==> flow/design.v <==
module	ARM_SingleCycle_DataPath
	#(parameter	BusWidth = 32)
	(input logic	i_CLK, i_RESET,
	input logic[1:0]				i_Reg_Src, i_Imm_Src,
	input logic						i_PC_Src, i_ALU_Src, 
	input logic						i_Mem_ToReg,
	input logic						i_Reg_Write,
	input logic[1:0]				i_ALU_Control,
	output logic[3:0]				o_ALU_Flags,
	input logic[23:0]				i_Instr,
	output logic[(BusWidth - 1):0]	o_PC, o_ALU_Result,
	output logic[(BusWidth - 1):0]	o_Write_Data,
	input logic[(BusWidth - 1):0]	i_Read_Data);
	logic[(BusWidth - 1):0]			s_PC_in;
	logic[(BusWidth - 1):0]			s_PC;
	logic[(BusWidth - 1):0]			s_PC_Plus4, s_PC_Plus8;
	logic[3:0]						s_Reg1_Address, s_Reg2_Address;
	logic[(BusWidth - 1):0]			s_Reg1_Data, s_Reg2_Data;
	logic[(BusWidth - 1):0]			s_ExtendedData;
	logic[6:0]						s_Shamt;
	logic[(BusWidth - 1):0]			s_Shifted_Data;
	logic[(BusWidth - 1):0]			s_ALU_Src2;
	logic[(BusWidth - 1):0]			s_ALU_Result;
	logic[(BusWidth - 1):0]			s_Result;
	ARM_Mux2				PC_Source
		(s_PC_Plus4, s_Result,
		i_PC_Src,
		s_PC_in);
	ARM_ProgramCounter		ProgramCounter
		(i_CLK, i_RESET,
		s_PC_in,
		s_PC);
	assign o_PC = s_PC;
	ARM_Adder				NextInstruction_Adder
		(s_PC,  32'd4,
		s_PC_Plus4);
	ARM_Adder				PC_Plus8_Adder
		( 32'd4, s_PC_Plus4,
		s_PC_Plus8);
	ARM_Mux2	Reg1_Source
		(i_Instr[19:16], 4'd15,
		i_Reg_Src[0],
		s_Reg1_Address[3:0]);
	ARM_Mux2	Reg2_Source
		(i_Instr[3:0], i_Instr[15:12],
		i_Reg_Src[1],
		s_Reg2_Address[3:0]);
	ARM_RegisterFile		RegisterFile
		(i_CLK, i_RESET,
		i_Reg_Write,
		s_Reg1_Address, s_Reg2_Address,
		 i_Instr[15:12],
		s_PC_Plus8,
		s_Result,
		s_Reg1_Data, s_Reg2_Data);
	ARM_ExtensionUnit		ExtensionUnit
		(i_Instr[23:0],
		i_Imm_Src,
		s_ExtendedData);
	ARM_Mux2				ALU_Src2_Mux
		(s_Reg2_Data, s_ExtendedData,
		i_ALU_Src,
		s_ALU_Src2);
	ARM_ALU					ALU
		(s_Reg1_Data, s_ALU_Src2,
		i_ALU_Control,
		s_ALU_Result,
		o_ALU_Flags);
	assign o_ALU_Result = s_ALU_Result;
	assign o_Write_Data = s_Reg2_Data;
	ARM_Mux2				Result_Source
		(s_ALU_Result, i_Read_Data,
		i_Mem_ToReg,
		s_Result);
endmodule
module	ARM_ProgramCounter
	#(parameter	AddressBusWidth	= 32)
	(input logic							i_CLK, i_RESET,
	input logic[(AddressBusWidth - 1):0]	i_Address,
	output logic[(AddressBusWidth - 1):0]	o_Address);
	always_ff	@(posedge i_CLK, posedge i_RESET)
	begin
		if (i_RESET)		o_Address <= 'd0;
		else				o_Address <= i_Address;
	end
endmodule
module	ARM_Adder
	#(parameter BusWidth = 32)
	(input logic[(BusWidth - 1):0]	i_Adder_Src1, i_Adder_Src2,
	output logic[(BusWidth - 1):0]	o_Adder_Result);
	assign o_Adder_Result = i_Adder_Src1 + i_Adder_Src2;
endmodule
module	ARM_RegisterFile
	#(parameter	BusWidth			= 32,
				RegisterFileSize	= 15)
	(input logic					i_CLK, i_RESET,
	input logic						i_Write_Enable,
	input logic[3:0]				i_Address_ToRead1, i_Address_ToRead2,
	input logic[3:0]				i_Address_ToWrite,
	input logic[(BusWidth - 1):0]	i_R15,
	input logic[(BusWidth - 1):0]	i_Write_Data,
	output logic[(BusWidth - 1):0]	o_Read_Data1, o_Read_Data2);
	int								i;
	logic[(BusWidth - 1):0]			RegisterFile[(RegisterFileSize - 1):0];
	always_ff	@(posedge i_CLK, posedge i_RESET)
	begin
		if (i_RESET)
		begin
			for (i = 0; i < 15; i = i + 1)		RegisterFile[i] <= 32'd0;
		end
		else if (i_Write_Enable)				RegisterFile[i_Address_ToWrite] <= i_Write_Data;
	end
	assign o_Read_Data1 = (i_Address_ToRead1 == 4'd15) ?	i_R15 : RegisterFile[i_Address_ToRead1];
	assign o_Read_Data2 = (i_Address_ToRead2 == 4'd15) ?	i_R15 : RegisterFile[i_Address_ToRead2];
endmodule
module	ARM_ExtensionUnit
	#(parameter	BusWidth			= 32,
				ExtendableDataWidth	= 24)
	(input logic[(ExtendableDataWidth - 1):0]	i_Data,
	input logic[1:0]							i_ExtensionControl,
	output logic[(BusWidth - 1):0]				o_Extension);
	typedef enum logic[1:0] {IMM_DATA_PROCESSING, IMM_MEM, IMM_BRANCH}	ExtensionType;
	always_comb
	begin
		case (i_ExtensionControl)
			IMM_DATA_PROCESSING:	o_Extension = {24'b0, i_Data[7:0]};
			IMM_MEM:				o_Extension = {20'b0, i_Data[11:0]};
			IMM_BRANCH:				o_Extension = {{6{i_Data[23]}}, i_Data[23:0], 2'b00};
			default:	o_Extension = 32'bx;
		endcase
	end
endmodule
module ARM_Shift
	#(parameter	BusWidth	= 32)
	(input logic[(BusWidth - 1):0]	i_Data,
	input logic[6:0]				i_Shamt,
	output logic[(BusWidth - 1):0]	o_Shifted_Data);
	int		l_Shamt;
	typedef enum logic[1:0]	{LSL, LSR, ASR, ROR}	t_ShiftType;
	logic[1:0]						s_ShiftType;
	assign s_ShiftType = i_Shamt[1:0];
	always_comb
	begin
		case (s_ShiftType)
			LSL:	o_Shifted_Data = (i_Data << i_Shamt[6:2]);
			LSR:	o_Shifted_Data = (i_Data >> i_Shamt[6:2]);
			ASR:	o_Shifted_Data = (i_Data >>> i_Shamt[6:2]);
			ROR:
			begin
				case(i_Shamt[6:2])
					4'd0:	o_Shifted_Data = i_Data;
					4'd1:
					begin
						o_Shifted_Data[((BusWidth - 1) - 1):0] = i_Data >> 1;
						o_Shifted_Data[(BusWidth - 1)] = i_Data[0];
					end
					4'd2:
					begin
						o_Shifted_Data[((BusWidth - 1) - 2):0] = i_Data >> 2;
						o_Shifted_Data[(BusWidth - 1):((BusWidth - 1) - 1)] = i_Data[1:0];
					end
					4'd3:
					begin
						o_Shifted_Data[((BusWidth - 1) - 3):0] = i_Data >> 3;
						o_Shifted_Data[(BusWidth - 1):((BusWidth - 1) - 2)] = i_Data[2:0];
					end
					4'd4:
					begin
						o_Shifted_Data[((BusWidth - 1) - 4):0] = i_Data >> 4;
						o_Shifted_Data[(BusWidth - 1):((BusWidth - 1) - 3)] = i_Data[3:0];
					end
					4'd5:
					begin
						o_Shifted_Data[((BusWidth - 1) - 5):0] = i_Data >> 5;
						o_Shifted_Data[(BusWidth - 1):((BusWidth - 1) - 4)] = i_Data[4:0];
					end
					4'd6:
					begin
						o_Shifted_Data[((BusWidth - 1) - 6):0] = i_Data >> 6;
						o_Shifted_Data[(BusWidth - 1):((BusWidth - 1) - 5)] = i_Data[5:0];
					end
					4'd7:
					begin
						o_Shifted_Data[((BusWidth - 1) - 7):0] = i_Data >> 7;
						o_Shifted_Data[(BusWidth - 1):((BusWidth - 1) - 6)] = i_Data[6:0];
					end
					4'd8:
					begin
						o_Shifted_Data[((BusWidth - 1) - 8):0] = i_Data >> 8;
						o_Shifted_Data[(BusWidth - 1):((BusWidth - 1) - 7)] = i_Data[7:0];
					end
					4'd9:
					begin
						o_Shifted_Data[((BusWidth - 1) - 9):0] = i_Data >> 9;
						o_Shifted_Data[(BusWidth - 1):((BusWidth - 1) - 8)] = i_Data[8:0];
					end
					4'd10:
					begin
						o_Shifted_Data[((BusWidth - 1) - 10):0] = i_Data >> 10;
						o_Shifted_Data[(BusWidth - 1):((BusWidth - 1) - 9)] = i_Data[9:0];
					end
					4'd11:
					begin
						o_Shifted_Data[((BusWidth - 1) - 11):0] = i_Data >> 11;
						o_Shifted_Data[(BusWidth - 1):((BusWidth - 1) - 10)] = i_Data[10:0];
					end
					4'd12:
					begin
						o_Shifted_Data[((BusWidth - 1) - 12):0] = i_Data >> 12;
						o_Shifted_Data[(BusWidth - 1):((BusWidth - 1) - 11)] = i_Data[11:0];
					end
					4'd13:
					begin
						o_Shifted_Data[((BusWidth - 1) - 13):0] = i_Data >> 13;
						o_Shifted_Data[(BusWidth - 1):((BusWidth - 1) - 12)] = i_Data[12:0];
					end
					4'd14:
					begin
						o_Shifted_Data[((BusWidth - 1) - 14):0] = i_Data >> 14;
						o_Shifted_Data[(BusWidth - 1):((BusWidth - 1) - 13)] = i_Data[13:0];
					end
					4'd15:
					begin
						o_Shifted_Data[((BusWidth - 1) - 15):0] = i_Data >> 15;
						o_Shifted_Data[(BusWidth - 1):((BusWidth - 1) - 14)] = i_Data[14:0];
					end
				endcase
			end
		endcase
	end
endmodule
module	ARM_ALU
	#(parameter	BusWidth	= 32)
	(input logic[(BusWidth - 1):0]	i_ALU_Src1, i_ALU_Src2,
	input logic[1:0]				i_ALU_Control,
	output logic[(BusWidth - 1):0]	o_ALU_Result,
	output logic[3:0]				o_ALU_Flags);
	logic[(BusWidth - 1):0]			s_ALU_Result;
	logic							s_Flag_Negative, s_Flag_Zero;
	logic							s_Flag_Carry, s_Flag_Overflow;
	logic[BusWidth:0]				s_Sum_Ext;
	logic							s_Sum_Carry;
	assign s_Sum_Ext = {1'b0, i_ALU_Src1} + {1'b0, i_ALU_Src2};
	assign s_Sum_Carry = s_Sum_Ext[BusWidth];
	typedef enum logic[1:0] {ADD, SUB, AND, ORR}	ALU_Operation;
	always_comb
	begin
		case (i_ALU_Control[1:0])
			ADD:	s_ALU_Result = i_ALU_Src1 + i_ALU_Src2;
			SUB:	s_ALU_Result = i_ALU_Src1 - i_ALU_Src2;
			AND:	s_ALU_Result = i_ALU_Src1 & i_ALU_Src2;
			ORR:	s_ALU_Result = i_ALU_Src1 | i_ALU_Src2;
			default:	s_ALU_Result = 32'b0;
		endcase
	end
	always_comb
	begin
		s_Flag_Negative = (s_ALU_Result[BusWidth - 1] == 1'b1) ?	1'b1 : 1'b0;
		s_Flag_Zero = (s_ALU_Result == 0) ?							1'b1 : 1'b0;
		case (i_ALU_Control[1:0])
			ADD:
			begin
				s_Flag_Carry = s_Sum_Carry;
				s_Flag_Overflow =	((~i_ALU_Src1[BusWidth - 1] & ~i_ALU_Src2[BusWidth - 1] & s_ALU_Result[BusWidth - 1]) |
									(i_ALU_Src1[BusWidth - 1] & i_ALU_Src2[BusWidth - 1] & ~s_ALU_Result[BusWidth - 1]));
			end
			SUB:
			begin
				s_Flag_Carry = (i_ALU_Src1 >= i_ALU_Src2) ?					1'b1 : 1'b0;
				s_Flag_Overflow =	((i_ALU_Src1[BusWidth - 1] & ~i_ALU_Src2[BusWidth - 1] & ~s_ALU_Result[BusWidth - 1]) |
									(~i_ALU_Src1[BusWidth - 1] & i_ALU_Src2[BusWidth - 1] & s_ALU_Result[BusWidth - 1]));
			end
			default:
			begin
				s_Flag_Carry = 1'bx;
				s_Flag_Overflow = 1'bx;
			end
		endcase
	end
	assign o_ALU_Result =	s_ALU_Result;
	assign o_ALU_Flags =	{s_Flag_Negative, s_Flag_Zero,
							s_Flag_Carry, s_Flag_Overflow};
endmodule
module ARM_Mux2
	#(parameter	BusWidth	= 32)
	(input logic[(BusWidth - 1):0]	i_Mux_Src0, i_Mux_Src1,
	input logic						i_Mux_Src_Select,
	output logic[(BusWidth - 1):0]	o_Mux_out);
	assign o_Mux_out = (i_Mux_Src_Select) ?	i_Mux_Src1 : i_Mux_Src0;
endmodule
module ARM_SyngleCycle_Controller
	(input logic		i_CLK, i_RESET,
	input logic[3:0]	i_ALU_Flags,
	output logic[1:0]	o_Reg_Src, o_Imm_Src,
	output logic		o_PC_Src, o_ALU_Src,
	output logic		o_Mem_ToReg,
	output logic		o_Reg_Write, o_Mem_Write,
	output logic[1:0]	o_ALU_Control,
	input logic[15:0]	i_Instr);
	logic[3:0]			s_Cond;
	logic[1:0]			s_Flag_Write;
	logic				s_PC_Src;
	logic				s_Reg_Write, s_Mem_Write;
	logic				s_No_Write;
	logic[1:0]			s_Op;
	logic[5:0]			s_Funct;
	logic[3:0]			s_Rd;
	assign s_Cond	= i_Instr[15:12];
	assign s_Op		= i_Instr[11:10];
	assign s_Funct	= i_Instr[9:4];
	assign s_Rd		= i_Instr[3:0];
	ARM_SyngleCycle_Decoder				Decoder
		(s_Op,
		s_Funct,
		s_Rd,
		s_Flag_Write,
		s_PC_Src,
		s_Reg_Write, s_Mem_Write,
		s_No_Write,
		o_Mem_ToReg,
		o_ALU_Src,
		o_Reg_Src, o_Imm_Src,
		o_ALU_Control);
	ARM_SyngleCycle_ConditionalLogic	ConditionalLogic
		(i_CLK, i_RESET,
		s_Cond,
		i_ALU_Flags,
		s_Flag_Write,
		s_PC_Src,
		s_Reg_Write, s_Mem_Write,
		s_No_Write,
		o_PC_Src,
		o_Reg_Write, o_Mem_Write);
endmodule
module	ARM_SyngleCycle_Decoder
	(input logic[1:0]	i_Op,
	input logic[5:0]	i_Funct,
	input logic[3:0]	i_Rd,
	output logic[1:0]	o_Flag_Write,
	output logic		o_PC_Src,
	output logic		o_Reg_Write, o_Mem_Write,
	output logic		o_No_Write,
	output logic		o_Mem_ToReg,
	output logic		o_ALU_Src,
	output logic[1:0]	o_Reg_Src, o_Imm_Src,
	output logic[1:0]	o_ALU_Control);
	logic				s_ALU_Operation;
	logic				s_Branch;
	ARM_SyngleCycle_ALU_Decoder		ALU_Decoder
		(i_Funct[4:0],
		s_ALU_Operation,
		o_ALU_Control, o_Flag_Write,
		o_No_Write);
	ARM_SyngleCycle_Main_Decoder	Main_Decoder
		(i_Op, {i_Funct[5], i_Funct[0]},
		o_Reg_Src, o_Imm_Src,
		o_ALU_Src,
		o_Reg_Write, o_Mem_Write,
		o_Mem_ToReg,
		s_ALU_Operation,
		s_Branch);
	ARM_SyngleCycle_PC_Logic		PC_Logic
		(i_Rd,
		s_Branch, o_Reg_Write,
		o_PC_Src);
endmodule
module	ARM_SyngleCycle_ALU_Decoder
	(input logic[4:0]	i_Funct,
	input logic			i_ALU_Operation,
	output logic[1:0]	o_ALU_Control, o_Flag_Write,
	output logic		o_No_Write);
	typedef enum logic[3:0]	{ADD = 4'b0100,
							SUB = 4'b0010,
							AND = 4'b0000,
							ORR = 4'b1100,
							CMP = 4'b1010}	InstructionType;
	always_comb
	begin
		if (i_ALU_Operation)
		begin
			o_ALU_Control		= 2'bxx;
			o_No_Write			= 1'bx;
			o_Flag_Write		= 2'b00;
			case (i_Funct[4:1])
				ADD:
				begin
					o_ALU_Control		= 2'b00;
					o_No_Write			= 1'b0;
					if (i_Funct[0])		o_Flag_Write	= 2'b11;
				end
				SUB:
				begin
					o_ALU_Control		= 2'b01;
					o_No_Write			= 1'b0;
					if (i_Funct[0])		o_Flag_Write	= 2'b11;
				end
				AND:
				begin
					o_ALU_Control		= 2'b10;
					o_No_Write			= 1'b0;
					if (i_Funct[0])		o_Flag_Write	= 2'b10;
				end
				ORR:
				begin
					o_ALU_Control		= 2'b11;
					o_No_Write			= 1'b0;
					if (i_Funct[0])		o_Flag_Write	= 2'b10;
				end
				CMP:
				begin
					o_ALU_Control		= 2'b01;
					o_No_Write			= 1'b1;
					if (i_Funct[0])		o_Flag_Write	= 2'b11;
				end
				default:
				begin
					o_ALU_Control		= 2'bxx;
					o_No_Write			= 1'bx;
					o_Flag_Write		= 2'bxx;
				end
			endcase
		end
		else
		begin
			o_ALU_Control	= 2'b0;
			o_Flag_Write	= 2'b0;
			o_No_Write		= 1'b0;
		end
	end
endmodule
module	ARM_SyngleCycle_Main_Decoder
	(input logic[1:0]	i_Op, i_Funct,
	output logic[1:0]	o_Reg_Src, o_Imm_Src,
	output logic		o_ALU_Src,
	output logic		o_Reg_Write, o_Mem_Write,
	output logic		o_Mem_ToReg,
	output logic		o_ALU_Operation,
	output logic		o_Branch);
	typedef enum logic[1:0] {DATA_PROCESSING,
							MEM_CONTROL,
							BRANCH}	InstructionType;
	always_comb
	begin
		case (i_Op)
			DATA_PROCESSING:
			begin
				if (i_Funct[1])
				begin
					o_Branch		= 1'b0;
					o_Mem_ToReg		= 1'b0;
					o_Mem_Write		= 1'b0;
					o_ALU_Src		= 1'b1;
					o_Imm_Src		= 2'b00;
					o_Reg_Write		= 1'b1;
					o_Reg_Src		= 2'bx0;
					o_ALU_Operation	= 1'b1;
				end
				else
				begin
					o_Branch		= 1'b0;
					o_Mem_ToReg		= 1'b0;
					o_Mem_Write		= 1'b0;
					o_ALU_Src		= 1'b0;
					o_Imm_Src		= 2'bxx;
					o_Reg_Write		= 1'b1;
					o_Reg_Src		= 2'b00;
					o_ALU_Operation	= 1'b1;
				end
			end
			MEM_CONTROL:
			begin
				if (i_Funct[0])
				begin
					o_Branch		= 1'b0;
					o_Mem_ToReg		= 1'b1;
					o_Mem_Write		= 1'b0;
					o_ALU_Src		= 1'b1;
					o_Imm_Src		= 2'b01;
					o_Reg_Write		= 1'b1;
					o_Reg_Src		= 2'bx0;
					o_ALU_Operation	= 1'b0;
				end
				else
				begin
					o_Branch		= 1'b0;
					o_Mem_ToReg		= 1'bx;
					o_Mem_Write		= 1'b1;
					o_ALU_Src		= 1'b1;
					o_Imm_Src		= 2'b01;
					o_Reg_Write		= 1'b0;
					o_Reg_Src		= 2'b10;
					o_ALU_Operation	= 1'b0;
				end
			end
			BRANCH:
			begin
				o_Branch		= 1'b1;
				o_Mem_ToReg		= 1'b0;
				o_Mem_Write		= 1'b0;
				o_ALU_Src		= 1'b1;
				o_Imm_Src		= 2'b10;
				o_Reg_Write		= 1'b0;
				o_Reg_Src		= 2'bx1;
				o_ALU_Operation	= 1'b0;
			end
			default:
			begin
				o_Branch		= 1'bx;
				o_Mem_ToReg		= 1'bx;
				o_Mem_Write		= 1'bx;
				o_ALU_Src		= 1'bx;
				o_Imm_Src		= 2'bxx;
				o_Reg_Write		= 1'bx;
				o_Reg_Src		= 2'bxx;
				o_ALU_Operation	= 1'bx;
			end
		endcase
	end
endmodule
module	ARM_SyngleCycle_PC_Logic
	(input logic[3:0]	i_Rd,
	input logic			i_Branch, i_Reg_Write,
	output logic		o_PC_Src);
	assign o_PC_Src = (((i_Rd == 4'd15) & i_Reg_Write) | i_Branch) ?	1'b1 : 1'b0;
endmodule
module	ARM_SyngleCycle_ConditionalLogic
	(input logic		i_CLK, i_RESET,
	input logic[3:0]	i_Cond,
	input logic[3:0]	i_ALU_Flags,
	input logic[1:0]	i_Flag_Write,
	input logic			i_PC_Src,
	input logic			i_Reg_Write, i_Mem_Write,
	input logic			i_No_Write,
	output logic		o_PC_Src,
	output logic		o_Reg_Write, o_Mem_Write);
	logic[1:0]			s_Flags_NZ, s_Flags_CV;
	logic				s_Cond_Executed;
	logic[1:0]			s_Flag_Write;
	assign s_Flag_Write = (s_Cond_Executed) ?	i_Flag_Write : 2'b00;
	always_ff	@(posedge i_CLK, posedge i_RESET)
	begin
		if (i_RESET)
		begin
			s_Flags_NZ <= 2'b00;
			s_Flags_CV <= 2'b00;
		end
		else
		begin
			if (s_Flag_Write[1])	s_Flags_NZ <= i_ALU_Flags[3:2];
			if (s_Flag_Write[0])	s_Flags_CV <= i_ALU_Flags[1:0];
		end
	end
	ARM_SyngleCycle_ConditionCheck	ConditionCheck
		(i_Cond,
		s_Flags_NZ,
		s_Flags_CV,
		s_Cond_Executed);
	always_comb
	begin
		if (s_Cond_Executed)
		begin
			o_PC_Src = i_PC_Src;
			o_Mem_Write = i_Mem_Write;
			if (~i_No_Write)	o_Reg_Write = i_Reg_Write;
			else					o_Reg_Write = 1'b0;
		end
		else
		begin
			o_PC_Src = 1'b0;
			o_Mem_Write = 1'b0;
			o_Reg_Write = 1'b0;
		end
	end
endmodule
module	ARM_SyngleCycle_ConditionCheck
	(input logic[3:0]	i_Cond,
	input logic[1:0]	i_Flags_NZ,
	input logic[1:0]	i_Flags_CV,
	output logic		o_Cond_Executed);
	typedef enum logic[3:0]	{EQ, NE, CS, LO,
							MI, PL, VS, VC,
							HI,	LS, GE, LT,
							GT, LE, AL}	ConditionTyoe;
	always_comb
	begin
		case (i_Cond)
			EQ:	if (i_Flags_NZ[0])		o_Cond_Executed = 1'b1;
				else					o_Cond_Executed = 1'b0;
			NE:	if (i_Flags_NZ[0] == 0)	o_Cond_Executed = 1'b1;
				else					o_Cond_Executed = 1'b0;
			CS:	if (i_Flags_CV[1])		o_Cond_Executed = 1'b1;
				else					o_Cond_Executed = 1'b0;
			LO:	if (i_Flags_CV[1] == 0)	o_Cond_Executed = 1'b1;
				else					o_Cond_Executed = 1'b0;
			MI:	if (i_Flags_NZ[1])		o_Cond_Executed = 1'b1;
				else					o_Cond_Executed = 1'b0;
			PL:	if (i_Flags_NZ[1] == 0)	o_Cond_Executed = 1'b1;
				else					o_Cond_Executed = 1'b0;
			VS:	if (i_Flags_CV[0])		o_Cond_Executed = 1'b1;
				else					o_Cond_Executed = 1'b0;
			VC:	if (i_Flags_CV[0] == 0)	o_Cond_Executed = 1'b1;
				else					o_Cond_Executed = 1'b0;
			HI:	if ((i_Flags_NZ[0] == 0) & (i_Flags_CV[1]))	o_Cond_Executed = 1'b1;
				else										o_Cond_Executed = 1'b0;
			LS:	if ((i_Flags_NZ[0]) | (i_Flags_CV[1] == 0))	o_Cond_Executed = 1'b1;
				else										o_Cond_Executed = 1'b0;
			GE:	if (~((i_Flags_NZ[1]) ^ (i_Flags_CV[0])))	o_Cond_Executed = 1'b1;
				else										o_Cond_Executed = 1'b0;
			LT:	if (((i_Flags_NZ[1]) ^ (i_Flags_CV[0])))	o_Cond_Executed = 1'b1;
				else										o_Cond_Executed = 1'b0;
			GT:	if ((~i_Flags_NZ[0]) & (~((i_Flags_NZ[1]) ^ (i_Flags_CV[0]))))	o_Cond_Executed = 1'b1;
				else															o_Cond_Executed = 1'b0;
			LE:	if ((i_Flags_NZ[0]) | (((i_Flags_NZ[1]) ^ (i_Flags_CV[0]))))	o_Cond_Executed = 1'b1;
				else															o_Cond_Executed = 1'b0;
			AL:	o_Cond_Executed = 1'b1;
			default:	o_Cond_Executed = 1'bx;
		endcase
	end
endmodule
module ARM_SingleCycle_CPU
	#(parameter	BusWidth	= 32)
	(input logic		i_CLK, i_RESET,
	input logic[(BusWidth - 1):0]	i_Instr,
	output logic[(BusWidth - 1):0]	o_PC,
	output logic[(BusWidth - 1):0]	o_Data_Address,
	output logic					o_Mem_Write,
	output logic[(BusWidth - 1):0]	o_Write_Data,
	input logic[(BusWidth - 1):0]	i_Read_Data);
	logic[3:0]			s_ALU_Flags;
	logic[1:0]			s_Reg_Src, s_Imm_Src;
	logic				s_PC_Src, s_ALU_Src;
	logic[1:0]			s_ALU_Control;
	logic				s_Mem_ToReg;
	logic				s_Reg_Write; 
	ARM_SingleCycle_DataPath	Datapath
		(i_CLK, i_RESET,
		s_Reg_Src, s_Imm_Src,
		s_PC_Src, s_ALU_Src,
		s_Mem_ToReg,
		s_Reg_Write,
		s_ALU_Control,
		s_ALU_Flags,
		i_Instr[23:0],
		o_PC, o_Data_Address,
		o_Write_Data,
		i_Read_Data);
	ARM_SyngleCycle_Controller	Controller
		(i_CLK, i_RESET,
		s_ALU_Flags,
		s_Reg_Src, s_Imm_Src,
		s_PC_Src, s_ALU_Src,
		s_Mem_ToReg,
		s_Reg_Write, o_Mem_Write,
		s_ALU_Control,
		{i_Instr[31:20], i_Instr[15:12]});
endmodule
Ticket comment

Reports on ARM_SingleCycle_CPU
Module ARM_SingleCycle_CPU before and after one edit of its RTL, step after step.
Lines under "before" count in the file above, lines under "after" in the edited file.
"difference": "after" minus "before" as printed here.
Operators: Yosys type, input widths -> output width; for muxes data width and select width s.
Cell names lack the library's common part.
The mark -- stands for no value.
Inputs
  top: ARM_SingleCycle_CPU
  clock port: i_CLK
  library: sky130hd
  corner: tt_025C_1v80

Edit of the RTL
The edit as a unified diff against the file above.
A script made this edit. It changes what the design does and was not meant as an optimisation.
begin of diff
@@ -7,5 +7,5 @@
 	input logic						i_Reg_Write,
 	input logic[1:0]				i_ALU_Control,
-	output logic[3:0]				o_ALU_Flags,
+	output logic[2:0]				o_ALU_Flags,
 	input logic[23:0]				i_Instr,
 	output logic[(BusWidth - 1):0]	o_PC, o_ALU_Result,
end of diff

After elaboration
Source: Yosys, flattened and elaborated. Widths are those after wreduce. Registers that Yosys merges into a memory's read port (data or address) are not register bits. Print and check cells do not count.
Operators by class
  add/sub/neg operators: before 5, after 5, difference 0
  order comparisons: before 1, after 1, difference 0
  equality and inequality tests: before 70, after 70, difference 0
  multiplexer cells: before 60, after 55, difference -5
  bitwise operators: before 25, after 24, difference -1
  reduce/logical cells: before 31, after 34, difference +3
Operator list
  $mux 1: before 27, after 22, difference -5
  $reduce_or 2->1: before 5, after 8, difference +3
  $pmux 1 s15: before 1, after 0, difference -1
  $xor 1x1->1: before 1, after 0, difference -1
  $pmux 1 s12: before 0, after 1, difference +1
  $eq 4x4->1 const B: before 33, after 33, difference 0
  $eq 4x3->1 const B: before 17, after 17, difference 0
  $reduce_and 2->1: before 15, after 15, difference 0
  $and 1x1->1: before 11, after 11, difference 0
  $eq 4x2->1 const B: before 9, after 9, difference 0
  $mux 2: before 8, after 8, difference 0
  $pmux 1 s2: before 8, after 8, difference 0
  $not 1->1: before 6, after 6, difference 0
  $logic_not 4->1: before 5, after 5, difference 0
  $mux 32: before 5, after 5, difference 0
  $or 1x1->1: before 5, after 5, difference 0
  $eq 2x2->1 const B: before 4, after 4, difference 0
  $eq 4x1->1 const B: before 4, after 4, difference 0
  $eq 2x1->1 const B: before 3, after 3, difference 0
  $logic_not 2->1: before 3, after 3, difference 0
  $mux 4: before 2, after 2, difference 0
  $pmux 2 s3: before 2, after 2, difference 0
  $pmux 32 s15: before 2, after 2, difference 0
  $add 3x32->32 const A: before 1, after 1, difference 0
  $add 32x3->32 const B: before 1, after 1, difference 0
  $add 32x32->32: before 1, after 1, difference 0
  $add 32x32->33: before 1, after 1, difference 0
  $and 32x32->32: before 1, after 1, difference 0
Not every row of either side is listed.
Word-level totals
  flip-flop bits (word level): before 516, after 515, difference -1
  input bits: before 66, after 66, difference 0
  output and inout bits: before 97, after 97, difference 0
  cells after elaboration: before 210, after 207, difference -3

Longest topological paths
Longest topological path by Yosys (ltp), each cell counted once; first at word level (registers and memories cut), then after technology mapping (sequential cells cut; the memories' decode and read muxes count).
Logic depth
  depth in word-level cells: before 13, after 13, difference 0
  ABC_AREA: before 0, after 0
  gate-level depth with buffers: before 29, after 28, difference -1
  depth with buffers taken out: before 25, after 25, difference 0

Mapped cells and area
Source: synth_stat.txt of the flow (Yosys; design flattened, memories mapped). It holds for the ABC_AREA given above (unset counts as 0); a run with the other value may have another netlist.
Cells by type
  mux2_2: before 1, after 23, difference +22
  nand4_1: before 86, after 66, difference -20
  o21ai_0: before 557, after 540, difference -17
  nand3_1: before 104, after 87, difference -17
  buf_2: before 23, after 11, difference -12
  nor4_1: before 16, after 27, difference +11
  nand2_1: before 607, after 597, difference -10
  o211ai_1: before 19, after 9, difference -10
  and4_1: before 3, after 13, difference +10
  o31ai_1: before 7, after 16, difference +9
  a22oi_1: before 304, after 296, difference -8
  a21o_1: before 58, after 50, difference -8
  nor3_1: before 42, after 34, difference -8
  a221oi_1: before 26, after 34, difference +8
  and3_1: before 24, after 16, difference -8
  nand2b_1: before 20, after 12, difference -8
  a22o_1: before 13, after 20, difference +7
  a32oi_1: before 3, after 10, difference +7
Not every row of either side is listed.
Mapped netlist
  mapped cells: before 3857, after 3792, difference -65
  chip area (Yosys) (sq mm): before 0.0321371, after 0.0318418, difference -0.0002953
  sequential area (sq mm): before 0.0129124, after 0.0128874, difference -0.0000250
  flip-flop cells: before 516, after 515, difference -1
  buffers: before 319, after 312, difference -7
The figures by module come from a second, unflattened synthesis with its own total; it is not the netlist above.
Second synthesis, totals
  cell total of the unflattened synthesis: before 4096, after 4097, difference +1
  area total of the unflattened synthesis (sq mm): before 0.0403237, after 0.0403274, difference +0.0000037
Each row is one instance without its submodules.
By module, before
  ARM_RegisterFile: times used 1, cells 2461, area 0.0268182 sq mm, sequential area 0.0120115 sq mm
  ARM_ALU: times used 1, cells 821, area 0.0055553 sq mm, sequential area 0 sq mm
  ARM_Adder: times used 2, cells 241, area 0.0017442 sq mm, sequential area 0 sq mm
  ARM_Mux2: times used 5, cells 36, area 0.0005443 sq mm, sequential area 0 sq mm
  ARM_ProgramCounter: times used 1, cells 33, area 0.0008045 sq mm, sequential area 0.0008008 sq mm
  ARM_ExtensionUnit: times used 1, cells 45, area 0.0003115 sq mm, sequential area 0 sq mm
  ARM_SyngleCycle_ConditionCheck: times used 1, cells 32, area 0.0002302 sq mm, sequential area 0 sq mm
  ARM_SyngleCycle_ConditionalLogic: times used 1, cells 14, area 0.0001814 sq mm, sequential area 0.0001001 sq mm
  ARM_SyngleCycle_Main_Decoder: times used 1, cells 14, area 0.0001051 sq mm, sequential area 0 sq mm
  ARM_SyngleCycle_ALU_Decoder: times used 1, cells 10, area 0.0000851 sq mm, sequential area 0 sq mm
  ARM_SyngleCycle_PC_Logic: times used 1, cells 2, area 0.000015 sq mm, sequential area 0 sq mm
  ARM_SingleCycle_DataPath: times used 1, cells 2, area 0.0000075 sq mm, sequential area 0 sq mm
  ARM_SingleCycle_CPU: times used 1, cells 0, area 0 sq mm, sequential area 0 sq mm
  ARM_SyngleCycle_Controller: times used 1, cells 0, area 0 sq mm, sequential area 0 sq mm
  ARM_SyngleCycle_Decoder: times used 1, cells 0, area 0 sq mm, sequential area 0 sq mm
By module, after
  ARM_RegisterFile: times used 1, cells 2461, area 0.0268182 sq mm, sequential area 0.0120115 sq mm
  ARM_ALU: times used 1, cells 821, area 0.0055553 sq mm, sequential area 0 sq mm
  ARM_Adder: times used 2, cells 241, area 0.0017442 sq mm, sequential area 0 sq mm
  ARM_Mux2: times used 5, cells 36, area 0.0005443 sq mm, sequential area 0 sq mm
  ARM_ProgramCounter: times used 1, cells 33, area 0.0008045 sq mm, sequential area 0.0008008 sq mm
  ARM_ExtensionUnit: times used 1, cells 45, area 0.0003115 sq mm, sequential area 0 sq mm
  ARM_SyngleCycle_ConditionCheck: times used 1, cells 32, area 0.0002302 sq mm, sequential area 0 sq mm
  ARM_SyngleCycle_ConditionalLogic: times used 1, cells 14, area 0.0001814 sq mm, sequential area 0.0001001 sq mm
  ARM_SyngleCycle_Main_Decoder: times used 1, cells 14, area 0.0001051 sq mm, sequential area 0 sq mm
  ARM_SyngleCycle_ALU_Decoder: times used 1, cells 10, area 0.0000851 sq mm, sequential area 0 sq mm
  ARM_SyngleCycle_PC_Logic: times used 1, cells 2, area 0.000015 sq mm, sequential area 0 sq mm
  ARM_SingleCycle_DataPath: times used 1, cells 2, area 0.0000075 sq mm, sequential area 0 sq mm
  ARM_SingleCycle_CPU: times used 1, cells 1, area 0.0000038 sq mm, sequential area 0 sq mm
  ARM_SyngleCycle_Controller: times used 1, cells 0, area 0 sq mm, sequential area 0 sq mm
  ARM_SyngleCycle_Decoder: times used 1, cells 0, area 0 sq mm, sequential area 0 sq mm

Path before layout
Source: OpenSTA report_checks on the synthesized netlist (no wires, ideal clock, input and output delay 20% of the period each), path of least setup slack; recovery checks are left aside. Register names are those of the netlist, which keeps one name where synthesis merged equal registers.
Timing path after synthesis
  kind: before input-to-output, after input-to-output
  start point: before in i_Instr[27], after in i_Instr[27]
  end point: before out o_Data_Address[31], after out o_Data_Address[29]
  clock period (ns): before 14.0, after 14.0, difference 0.0
  external input delay (ns): before 2.800, after 2.800, difference 0.000
  output delay (ns): before 2.800, after 2.800, difference 0.000
  launch time at the first pin (ns): before 2.800, after 2.800, difference 0.000
  data arrival time (ns): before 7.648, after 7.614, difference -0.034
  required time (ns): before 11.200, after 11.200, difference 0.000
  setup slack (ns): before 3.552, after 3.586, difference +0.034
  delay of the path (ns): before 4.848, after 4.814, difference -0.034
  stages: before 26, after 21, difference -5
  buffers on the path: before 6, after 4, difference -2
  period reached after synthesis (ns): before 10.448, after 10.414, difference -0.034
"delay of the path" is the arrival time less input delay plus setup time.
A path that ends at an output port has no setup time.
"stages": output pins that drive a net of the path, with the launching flip-flop's if there is one; two outputs of one cell count as two.
"period reached after synthesis" is the clock period less the worst setup slack; recovery checks do not enter. This is arithmetic on one report: input and output delays are still those of the set period (20% each).
The rows between start and end are the longest chain of elaborated cells between them; the timing report does not say that the signal goes this way. Where chains are equally long, one stands for them.
A line is the first line of the expression or statement that the cell stems from. Yosys adds cells for indexed reads and writes and turns some case tables into memories.
On the way, after synthesis, before
  path through: inv_1 -> ha_1 -> clkbuf_1 -> clkbuf_1 -> a31oi_1 -> nor2_1 -> clkbuf_1 -> buf_1 -> a22oi_1 -> nand4_1 -> nor2_1 -> nor2_1 -> nand2_1 -> o21a_1 -> ha_1 -> buf_2 -> nor3b_1 -> nor3_2 -> o211ai_1 -> a221oi_2 -> o211ai_1 -> a311oi_1 -> xnor2_1 -> a221oi_2 -> inv_1 -> buf_4
  cells in the longest elaborated chain: 9
  elaborated cells between the ends (all ways): 61
  those cells by class: add/sub (2); eq/ne (37); mux (14); logic (2); reduce/logical (6)
RTL lines, path after synthesis, before
  from (decl): line 623  | input logic[(BusWidth - 1):0] i_Instr,
  $eq 2x2->1: line 444  | case (i_Op)
  $pmux 2 s3: line 444
  $mux 4: line 289  | assign o_Mux_out = (i_Mux_Src_Select) ? i_Mux_Src1 : i_Mux_Src0;
  $eq 4x4->1: line 114  | assign o_Read_Data2 = (i_Address_ToRead2 == 4'd15) ? i_R15 : RegisterFile[i_Address_ToRead2];
  $pmux 32 s15: line 114
  $mux 32: line 114
  $mux 32: line 289
  $sub 32x32->32: line 250  | SUB: s_ALU_Result = i_ALU_Src1 - i_ALU_Src2;
  $pmux 32 s4: line 248  | case (i_ALU_Control[1:0])
  to (decl): line 625  | output logic[(BusWidth - 1):0] o_Data_Address,
Some nets on the timed path still bear RTL names; the line given drives or declares the net.
Named nets, after synthesis, before
  o_Write_Data[2]: line 114
  Datapath.ALU.s_Flag_Negative: line 258  | s_Flag_Negative = (s_ALU_Result[BusWidth - 1] == 1'b1) ? 1'b1 : 1'b0;
On the way, after synthesis, after
  path through: inv_1 -> ha_1 -> clkbuf_1 -> nor2_1 -> a32oi_1 -> nor2_1 -> clkbuf_1 -> clkbuf_1 -> a2111oi_0 -> a21oi_1 -> a222oi_1 -> ha_1 -> clkbuf_1 -> inv_1 -> a21oi_1 -> o311ai_0 -> o21ai_0 -> a2111oi_0 -> nor3_1 -> mux2_2 -> o22ai_1
  cells in the longest elaborated chain: 9
  elaborated cells between the ends (all ways): 61
  those cells by class: add/sub (2); eq/ne (37); mux (14); logic (2); reduce/logical (6)
RTL lines, path after synthesis, after
  from (decl): line 623  | input logic[(BusWidth - 1):0] i_Instr,
  $eq 2x2->1: line 444  | case (i_Op)
  $pmux 2 s3: line 444
  $mux 4: line 289  | assign o_Mux_out = (i_Mux_Src_Select) ? i_Mux_Src1 : i_Mux_Src0;
  $eq 4x4->1: line 114  | assign o_Read_Data2 = (i_Address_ToRead2 == 4'd15) ? i_R15 : RegisterFile[i_Address_ToRead2];
  $pmux 32 s15: line 114
  $mux 32: line 114
  $mux 32: line 289
  $sub 32x32->32: line 250  | SUB: s_ALU_Result = i_ALU_Src1 - i_ALU_Src2;
  $pmux 32 s4: line 248  | case (i_ALU_Control[1:0])
  to (decl): line 625  | output logic[(BusWidth - 1):0] o_Data_Address,
Named nets, after synthesis, after (line)
  o_Write_Data[8]: 114

Timing after layout
From the final timing report of the runs of set A: the path of least setup slack in the routed layout; clock arrival at registers is part of the times.
Timing path post-layout
  kind: before input-to-output, after input-to-output
  start point: before in i_Instr[27], after in i_Instr[27]
  end point: before out o_Data_Address[30], after out o_Data_Address[29]
  clock period (ns): before 14.0, after 14.0, difference 0.0
  external input delay (ns): before 2.80, after 2.80, difference 0.00
  output delay (ns): before 2.80, after 2.80, difference 0.00
  launch time at the first pin (ns): before 2.80, after 2.80, difference 0.00
  data arrival time (ns): before 10.55, after 10.72, difference +0.17
  required time (ns): before 11.20, after 11.20, difference 0.00
  setup slack (ns): before 0.65, after 0.48, difference -0.17
  stages: before 22, after 22, difference 0
  buffers on the path: before 3, after 4, difference +1
The rows between start and end are the longest chain of elaborated cells between them; the timing report does not say that the signal goes this way. Where chains are equally long, one stands for them.
On the way, post-layout, before
  path through: clkdlybuf4s50_1 -> inv_1 -> ha_1 -> a31oi_1 -> nor2_4 -> buf_4 -> a222oi_1 -> and3_1 -> nand4_1 -> o221ai_1 -> o21a_1 -> ha_1 -> nand2_1 -> o21ai_0 -> o21ai_0 -> a21oi_1 -> a21o_1 -> a21oi_1 -> o311ai_0 -> a221oi_1 -> a21oi_1 -> clkdlybuf4s50_1
  cells in the longest elaborated chain: 9
  elaborated cells between the ends (all ways): 61
  those cells by class: add/sub (2); eq/ne (37); mux (14); logic (2); reduce/logical (6)
RTL lines, path post-layout, before
  from (decl): line 623  | input logic[(BusWidth - 1):0] i_Instr,
  $eq 2x2->1: line 444  | case (i_Op)
  $pmux 2 s3: line 444
  $mux 4: line 289  | assign o_Mux_out = (i_Mux_Src_Select) ? i_Mux_Src1 : i_Mux_Src0;
  $eq 4x4->1: line 114  | assign o_Read_Data2 = (i_Address_ToRead2 == 4'd15) ? i_R15 : RegisterFile[i_Address_ToRead2];
  $pmux 32 s15: line 114
  $mux 32: line 114
  $mux 32: line 289
  $sub 32x32->32: line 250  | SUB: s_ALU_Result = i_ALU_Src1 - i_ALU_Src2;
  $pmux 32 s4: line 248  | case (i_ALU_Control[1:0])
  to (decl): line 625  | output logic[(BusWidth - 1):0] o_Data_Address,
On the way, post-layout, after
  path through: clkdlybuf4s50_1 -> inv_1 -> ha_1 -> nor2b_1 -> a32oi_1 -> or2_2 -> nand2_1 -> a2111oi_0 -> a21oi_1 -> a222oi_1 -> ha_1 -> inv_1 -> a21oi_1 -> o311ai_0 -> o21ai_0 -> buf_4 -> a2111oi_0 -> buf_4 -> nor3_1 -> mux2_2 -> o22ai_1 -> clkdlybuf4s50_1
  cells in the longest elaborated chain: 9
  elaborated cells between the ends (all ways): 61
  those cells by class: add/sub (2); eq/ne (37); mux (14); logic (2); reduce/logical (6)
RTL lines, path post-layout, after
  from (decl): line 623  | input logic[(BusWidth - 1):0] i_Instr,
  $eq 2x2->1: line 444  | case (i_Op)
  $pmux 2 s3: line 444
  $mux 4: line 289  | assign o_Mux_out = (i_Mux_Src_Select) ? i_Mux_Src1 : i_Mux_Src0;
  $eq 4x4->1: line 114  | assign o_Read_Data2 = (i_Address_ToRead2 == 4'd15) ? i_R15 : RegisterFile[i_Address_ToRead2];
  $pmux 32 s15: line 114
  $mux 32: line 114
  $mux 32: line 289
  $sub 32x32->32: line 250  | SUB: s_ALU_Result = i_ALU_Src1 - i_ALU_Src2;
  $pmux 32 s4: line 248  | case (i_ALU_Control[1:0])
  to (decl): line 625  | output logic[(BusWidth - 1):0] o_Data_Address,

Measured runs
Runs of the flow (Yosys, OpenROAD) on both versions; the two runs of a pair have the same settings. The constraints put input and output delay at 20% of the set period each and load the outputs with 0.01 pF.
Flow settings, set A
  CORE_UTILIZATION: 40
  PLACE_DENSITY: 0.6
  period_ns: 14.0
  CAP_MARGIN: 20
  CORE_MARGIN: 2
  SLEW_MARGIN: 20
Measured results, set A
  area of the synthesized netlist (sq mm): before 0.0321371, after 0.0318418, difference -0.0002953
  die area (sq mm): before 0.0826246, after 0.0818761, difference -0.0007485
  standard-cell area after layout (sq mm): before 0.0370931, after 0.0368666, difference -0.0002265
  worst slack on setup checks (ns): before 0.653, after 0.477, difference -0.176
  setup total negative slack (ns): before 0.000, after 0.000, difference 0.000
  post-route worst hold slack (ns): before 0.507, after 0.507, difference 0.000
  power (mW): before 7.186, after 6.914, difference -0.272
  reached clock period (ns): before 13.347, after 13.523, difference +0.176
"reached clock period" is the run's clock period less its worst setup slack. It is reckoned from that one timing run; input and output delays stay at 20% of the period that was set.
"power" rests on the timing tool's default activity at the inputs, not on a simulated workload.
